==> flow/design.v <==
module calculator(
	input newkey,
	input [4:0] keycode,
	input clk,
	input rst,
	output reg [19:0] x,
	output reg led							 
	);
	localparam PLUS = 1'd0;					 
	localparam TIMES = 1'd1;				 
	localparam CLEAR20 = 20'd0;				 
	localparam CLEAR2 = 2'd0;				 
	localparam CLEAR1 = 1'd0;				 
	reg [19:0] y;
	reg op;
	reg [19:0] nextX;
	reg [19:0] nextY;
	reg nextOp;
	reg nextLED;
	reg [2:0] select;
	wire [19:0] sum;
	wire [19:0] product;
	wire [19:0] result;
	wire [19:0] ovp;						 
	wire ovs;								 
	always @ (posedge clk)
		begin
			if (rst)
				begin
					x <= CLEAR20;
					y <= CLEAR20;
					op <= CLEAR1;
					led <= CLEAR1;
				end
			else
				begin
					x <= nextX;
					y <= nextY;
					op <= nextOp;
					led <= nextLED;
				end
		end
  always @ (select, x, y, op, led, result, ovp, ovs, keycode)
		case(select)
			3'd0:						 
				begin
              		nextX = x;
					nextY = y;
					nextOp = op;
					nextLED = led;
				end
			3'd1:						 
				begin
              		nextX = CLEAR20;
					nextY = x;
					nextOp = PLUS;
					nextLED = CLEAR1;
				end
			3'd2:						 
				begin
              		nextX = CLEAR20;
					nextY = x;
					nextOp = TIMES;
					nextLED = CLEAR1;
				end
			3'd3:						 
				begin
              		nextX = result;
					nextY = y;
					nextOp = op;
					nextLED = op ? (ovp != 0) : ovs;
				end	
			3'd4:						 
				begin
              		nextX = CLEAR20;
					nextY = CLEAR20;
					nextOp = CLEAR1;				 
					nextLED = CLEAR1;
				end
			3'd7:						 
				begin
              		nextX = {x[15:0],keycode[3:0]};	 
					nextY = y;
					nextOp = op;
					nextLED = CLEAR1;
				end
			default:					 
				begin
              		nextX = x;
					nextY = y;
					nextOp = op;
					nextLED = led;
				end
		endcase
	always @ (newkey, keycode)
		begin
			if(!newkey)	select <= 3'd0;				 
			else if(keycode[4]) select <= 3'd7;		 
			else select <= keycode[2:0];			 
		end
	assign result = op ? product : sum;				 
	assign {ovp, product} = x * y;					 
	assign {ovs, sum} = x + y;						 
endmodule	
# Reports on calculator
# Tool output for the design above before and after an edit, in the order of the flow.
# "before" refers to lines of the RTL above, "after" to lines of the edited file.
# "change" is "after" less "before", of the values as shown; "change_rel_pct" is that difference over "before", in percent.
# Library cell names are shortened.
# Not given: n/a
[design]
top = "calculator"
clock = "clk"
library = "sky130hd"
lib_corner = "tt_025C_1v80"

# Diff
# Unified diff, file above to edited file.
# A script made this edit. It changes what the design does and was not meant as an optimisation.
# begin of diff
@@ -101,4 +101,4 @@
 	assign result = op ? product : sum;				 
 	assign {ovp, product} = x * y;					 
-	assign {ovs, sum} = x + y;						 
+	assign {ovs, sum} = x - y;						 
 endmodule	
# end of diff

# Elaborated design
# Yosys after proc, flatten, opt, wreduce and memory -nomap, before mapping. Memory bits, and registers merged into a memory's read port (data or address), are not among the register bits. Print and check cells are not counted. Equal cells are merged and count once.
[bits]
columns = ["element", "before", "after", "change", "change_rel_pct"]
rows = [
  ["reg_bits", 42, 42, 0, 0.00],
  ["in_bits", 8, 8, 0, 0.00],
  ["output_inout_bits", 21, 21, 0, 0.00],
  ["word_cells", 28, 28, 0, 0.00],
]
[classes]
columns = ["element", "before", "after", "change", "change_rel_pct"]
rows = [
  ["n_addsub", 1, 1, 0, 0.00],
  ["multipliers", 1, 1, 0, 0.00],
  ["n_eq", 5, 5, 0, 0.00],
  ["mux", 8, 8, 0, 0.00],
  ["n_reduce_logical", 9, 9, 0, 0.00],
]
[op_table]
columns = ["operator", "before", "after", "change", "change_rel_pct"]
rows = [
  ["adder 20 x 20 -> 21 bit", 1, 0, -1, -100.00],
  ["subtractor 20 x 20 -> 21 bit", 0, 1, 1, "n/a"],
  ["nonzero test 2 bit", 3, 3, 0, 0.00],
  ["equality test 3 x 2 -> 1 bit with constant B", 2, 2, 0, 0.00],
  ["equality test 3 bit with constant B", 2, 2, 0, 0.00],
  ["two-way mux 3 bit", 2, 2, 0, 0.00],
  ["case mux 1 bit (select 2 bit)", 2, 2, 0, 0.00],
  ["OR reduction 2 bit", 2, 2, 0, 0.00],
  ["equality test 3 x 1 -> 1 bit with constant B", 1, 1, 0, 0.00],
  ["multiplier 20 x 20 -> 40 bit", 1, 1, 0, 0.00],
  ["two-way mux 1 bit", 1, 1, 0, 0.00],
  ["two-way mux 20 bit", 1, 1, 0, 0.00],
  ["case mux 20 bit (select 2 bit)", 1, 1, 0, 0.00],
  ["case mux 20 bit (select 3 bit)", 1, 1, 0, 0.00],
  ["nonzero test 20 bit", 1, 1, 0, 0.00],
  ["nonzero test 3 bit", 1, 1, 0, 0.00],
  ["OR reduction 3 bit", 1, 1, 0, 0.00],
  ["OR reduction 4 bit", 1, 1, 0, 0.00],
]

# Depth
# Yosys ltp: most cells in a row. Word level: on the elaborated netlist, between registers, memories and ports. Mapped: between sequential cells and ports; inverters and the memories' decode and read muxes count.
[logic_depth]
columns = ["element", "before", "after", "change", "change_rel_pct"]
rows = [
  ["ltp_word", 5, 5, 0, 0.00],
  ["abc_area", "0", "0", "n/a", "n/a"],
  ["depth_mapped", 27, 28, 1, 3.70],
  ["ltp_nobuf", 26, 27, 1, 3.85],
]

# Netlist
# Source: synth_stat.txt of the flow (Yosys; design flattened, memories mapped). It holds for the ABC_AREA given above (unset counts as 0); a run with the other value may have another netlist.
[synth_totals]
columns = ["element", "before", "after", "change", "change_rel_pct"]
rows = [
  ["cell_count", 1871, 1859, -12, -0.64],
  ["area_um2", 16344.4, 16244.3, -100.1, -0.61],
  ["sequential_area_um2", 840.8, 840.8, 0.0, 0.00],
  ["flip_flops", 42, 42, 0, 0.00],
  ["buffers", 112, 108, -4, -3.57],
]
[types]
columns = ["type", "before", "after", "change", "change_rel_pct"]
rows = [
  ["nor2_1", 49, 79, 30, 61.22],
  ["and2_1", 216, 190, -26, -12.04],
  ["ha_1", 170, 190, 20, 11.76],
  ["inv_1", 326, 341, 15, 4.60],
  ["o21a_1", 12, 4, -8, -66.67],
  ["a31oi_1", 12, 5, -7, -58.33],
  ["mux2i_1", 8, 1, -7, -87.50],
  ["clkbuf_1", 107, 101, -6, -5.61],
  ["a221o_1", 3, 9, 6, 200.00],
  ["xnor2_1", 23, 28, 5, 21.74],
  ["o2111ai_1", 5, 0, -5, -100.00],
  ["nor3_1", 25, 21, -4, -16.00],
  ["nand3_1", 18, 14, -4, -22.22],
  ["nand4_1", 10, 6, -4, -40.00],
  ["o21ai_1", 6, 2, -4, -66.67],
  ["a21o_1", 20, 17, -3, -15.00],
  ["xor2_1", 16, 19, 3, 18.75],
  ["and3_1", 8, 5, -3, -37.50],
]
# The list need not be complete.

# Path before layout
# Path of least setup slack by OpenSTA after synthesis, without wires, with an ideal clock, recovery checks aside; 20% of the period is set as input and as output delay. Where synthesis merged equal registers, the netlist keeps one of their names.
[synth_path]
columns = ["element", "before", "after", "change", "change_rel_pct"]
rows = [
  ["kind", "register to register", "register to register", "n/a", "n/a"],
  ["from", "reg x[12]", "reg y[5]", "n/a", "n/a"],
  ["to", "reg led", "reg led", "n/a", "n/a"],
  ["clock_period_ns", 10.0, 10.0, 0.0, 0.00],
  ["setup_ns", 0.125, 0.131, 0.006, "n/a"],
  ["launch_ns", 0.000, 0.000, 0.000, "n/a"],
  ["arrival_time_ns", 6.779, 6.757, -0.022, -0.32],
  ["required_ns", 9.875, 9.869, -0.006, -0.06],
  ["path_slack_ns", 3.096, 3.112, 0.016, "n/a"],
  ["path_delay_ns", 6.904, 6.888, -0.016, -0.23],
  ["driving_pins", 25, 25, 0, 0.00],
  ["n_path_buf", 2, 2, 0, 0.00],
  ["period_less_setup_slack_ns", 6.904, 6.888, -0.016, -0.23],
]
# "path_delay_ns" is the arrival time less input delay plus setup time.
# "driving_pins": output pins that drive a net of the path, with the launching flip-flop's if there is one; two outputs of one cell count as two.
# "period_less_setup_slack_ns" is the clock period less the worst setup slack; recovery checks do not enter. This is arithmetic on one report: input and output delays are still those of the set period (20% each).
# The rows between start and end are the longest chain of elaborated cells between them; the timing report does not say that the signal goes this way. Where chains are equally long, one stands for them.
# Each line given opens the expression or statement behind the cell; cells for indexed reads and writes are added by Yosys, which also makes memories of some case tables.
[synth_via_before]
path_cell_list = "dfxtp_1 > clkbuf_1 > and2_1 > fa_1 > fa_1 > inv_1 > fa_1 > inv_1 > fa_1 > fa_1 > fa_1 > inv_1 > fa_1 > inv_1 > ha_1 > clkbuf_1 > nand3_1 > or4b_1 > and3b_1 > a21oi_1 > mux2i_1 > a211oi_1 > or4_4 > nor4_2 > a21oi_1"
elab_chain_len = 4
cells_between = 5
cone_lines = 4
cone_classes = "1 x add/sub; 1 x mul; 2 x mux; 1 x reduce/logical"
[synth_lines_before]
columns = ["element", "line", "text"]
rows = [
  ["start: declaration", 6, "output reg [19:0] x,"],
  ["start: assignment", 30, "x <= CLEAR20;"],
  ["start: assignment", 37, "x <= nextX;"],
  ["multiplier 20 x 20 -> 40 bit", 102, ""],
  ["nonzero test 20 bit", 71, "nextLED = op ? (ovp != 0) : ovs;"],
  ["two-way mux 1 bit", 71, ""],
  ["case mux 1 bit (select 2 bit)", 44, "case(select)"],
  ["end: assignment", 33, "led <= CLEAR1;"],
  ["end: assignment", 40, "led <= nextLED;"],
  ["end: declaration", 7, "output reg led"],
]
[synth_via_after]
path_cell_list = "dfxtp_1 > clkbuf_1 > clkbuf_1 > nand2_1 > fa_1 > fa_1 > inv_1 > fa_1 > fa_1 > fa_1 > fa_1 > inv_1 > fa_1 > inv_1 > ha_1 > a21oi_1 > o21ai_0 > a22oi_1 > nand3_1 > or4_1 > nand3_1 > o21ai_0 > or4_1 > nor4_1 > a31oi_1"
elab_chain_len = 4
cells_between = 5
cone_lines = 4
cone_classes = "1 x add/sub; 1 x mul; 2 x mux; 1 x reduce/logical"
[synth_lines_after]
columns = ["element", "line", "text"]
rows = [
  ["start: declaration", 14, "reg [19:0] y;"],
  ["start: assignment", 31, "y <= CLEAR20;"],
  ["start: assignment", 38, "y <= nextY;"],
  ["multiplier 20 x 20 -> 40 bit", 102, ""],
  ["nonzero test 20 bit", 71, "nextLED = op ? (ovp != 0) : ovs;"],
  ["two-way mux 1 bit", 71, ""],
  ["case mux 1 bit (select 2 bit)", 44, "case(select)"],
  ["end: assignment", 33, "led <= CLEAR1;"],
  ["end: assignment", 40, "led <= nextLED;"],
  ["end: declaration", 7, "output reg led"],
]

# Timing after layout
# From the final timing report of the runs of pair 1: the path of least setup slack in the routed layout; clock arrival at registers is part of the times.
[layout_path]
columns = ["element", "before", "after", "change", "change_rel_pct"]
rows = [
  ["kind", "register to register", "register to register", "n/a", "n/a"],
  ["from", "reg y[6]", "reg x[1]", "n/a", "n/a"],
  ["to", "reg led", "reg led", "n/a", "n/a"],
  ["clock_period_ns", 7.87, 7.87, 0.00, 0.00],
  ["setup_ns", 0.11, 0.12, 0.01, "n/a"],
  ["launch_ns", 0.30, 0.31, 0.01, 3.33],
  ["arrival_time_ns", 7.79, 7.78, -0.01, -0.13],
  ["required_ns", 8.06, 8.06, 0.00, 0.00],
  ["path_slack_ns", 0.27, 0.28, 0.01, "n/a"],
  ["driving_pins", 25, 24, -1, -4.00],
  ["n_path_buf", 0, 1, 1, "n/a"],
]
# The rows between start and end are the longest chain of elaborated cells between them; the timing report does not say that the signal goes this way. Where chains are equally long, one stands for them.
[layout_via_before]
path_cell_list = "dfxtp_1 > ha_1 > inv_1 > fa_1 > inv_1 > fa_1 > inv_1 > fa_1 > inv_1 > fa_1 > fa_1 > fa_1 > inv_1 > fa_1 > inv_1 > ha_1 > nand3_1 > or4b_1 > and3b_1 > a21oi_1 > mux2i_1 > a211oi_1 > or4_4 > nor4_2 > a21oi_1"
elab_chain_len = 4
cells_between = 5
cone_lines = 4
cone_classes = "1 x add/sub; 1 x mul; 2 x mux; 1 x reduce/logical"
[layout_lines_before]
columns = ["element", "line", "text"]
rows = [
  ["start: declaration", 14, "reg [19:0] y;"],
  ["start: assignment", 31, "y <= CLEAR20;"],
  ["start: assignment", 38, "y <= nextY;"],
  ["multiplier 20 x 20 -> 40 bit", 102, ""],
  ["nonzero test 20 bit", 71, "nextLED = op ? (ovp != 0) : ovs;"],
  ["two-way mux 1 bit", 71, ""],
  ["case mux 1 bit (select 2 bit)", 44, "case(select)"],
  ["end: assignment", 33, "led <= CLEAR1;"],
  ["end: assignment", 40, "led <= nextLED;"],
  ["end: declaration", 7, "output reg led"],
]
[layout_via_after]
path_cell_list = "dfxtp_1 > inv_1 > buf_4 > nor2_1 > fa_1 > fa_1 > ha_1 > fa_1 > inv_1 > fa_1 > inv_1 > fa_1 > fa_1 > ha_1 > a21oi_2 > o21ai_0 > a22oi_1 > nand3_1 > or4_1 > nand3_1 > o21ai_0 > or4_1 > nor4_1 > a31oi_1"
elab_chain_len = 4
cells_between = 5
cone_lines = 4
cone_classes = "1 x add/sub; 1 x mul; 2 x mux; 1 x reduce/logical"
[layout_lines_after]
columns = ["element", "line", "text"]
rows = [
  ["start: declaration", 6, "output reg [19:0] x,"],
  ["start: assignment", 30, "x <= CLEAR20;"],
  ["start: assignment", 37, "x <= nextX;"],
  ["multiplier 20 x 20 -> 40 bit", 102, ""],
  ["nonzero test 20 bit", 71, "nextLED = op ? (ovp != 0) : ovs;"],
  ["two-way mux 1 bit", 71, ""],
  ["case mux 1 bit (select 2 bit)", 44, "case(select)"],
  ["end: assignment", 33, "led <= CLEAR1;"],
  ["end: assignment", 40, "led <= nextLED;"],
  ["end: declaration", 7, "output reg led"],
]

# Flow runs
# Runs of the flow (Yosys, OpenROAD) on both versions; the two runs of a pair have the same settings. The constraints put input and output delay at 20% of the set period each and load the outputs with 0.01 pF.
[settings_pair_1]
CORE_UTILIZATION = 40
period_ns = 7.87
CAP_MARGIN = 20
CORE_MARGIN = 2
SLEW_MARGIN = 20
[results_pair_1]
columns = ["element", "before", "after", "change", "change_rel_pct"]
rows = [
  ["synthArea_um2", 16344.4, 16244.3, -100.1, -0.61],
  ["final_die_area_um2", 42493.7, 42238.5, -255.2, -0.60],
  ["final_stdcell_area_um2", 17551.8, 17413.0, -138.8, -0.79],
  ["setup_ws_ns", 0.272, 0.278, 0.006, "n/a"],
  ["fin_tns_ns", 0.000, 0.000, 0.000, "n/a"],
  ["holdWs_ns", 0.545, 0.696, 0.151, "n/a"],
  ["timing.achieved_period_ns", 7.598, 7.592, -0.006, -0.08],
]
[settings_pair_2]
CORE_ASPECT_RATIO = 1.42
CORE_UTILIZATION = 36
CTS_CLUSTER_DIAMETER = 333
HOLD_SLACK_MARGIN = 0.12
MAX_ROUTING_LAYER = "met4"
MIN_ROUTING_LAYER = "met1"
SETUP_SLACK_MARGIN = 3.1
SLEW_MARGIN = 15
TNS_END_PERCENT = 40
period_ns = 13.3
CAP_MARGIN = 20
CORE_MARGIN = 2
[results_pair_2]
columns = ["element", "before", "after", "change", "change_rel_pct"]
rows = [
  ["synthArea_um2", 16344.4, 16244.3, -100.1, -0.61],
  ["final_die_area_um2", 47148.5, 46864.5, -284.0, -0.60],
  ["final_stdcell_area_um2", 17306.6, 17241.5, -65.1, -0.38],
  ["setup_ws_ns", 5.422, 5.510, 0.088, "n/a"],
  ["fin_tns_ns", 0.000, 0.000, 0.000, "n/a"],
  ["holdWs_ns", 0.548, 0.525, -0.023, "n/a"],
  ["timing.achieved_period_ns", 7.878, 7.790, -0.088, -1.12],
]
# "timing.achieved_period_ns" is the run's clock period less its worst setup slack. It is reckoned from that one timing run; input and output delays stay at 20% of the period that was set.
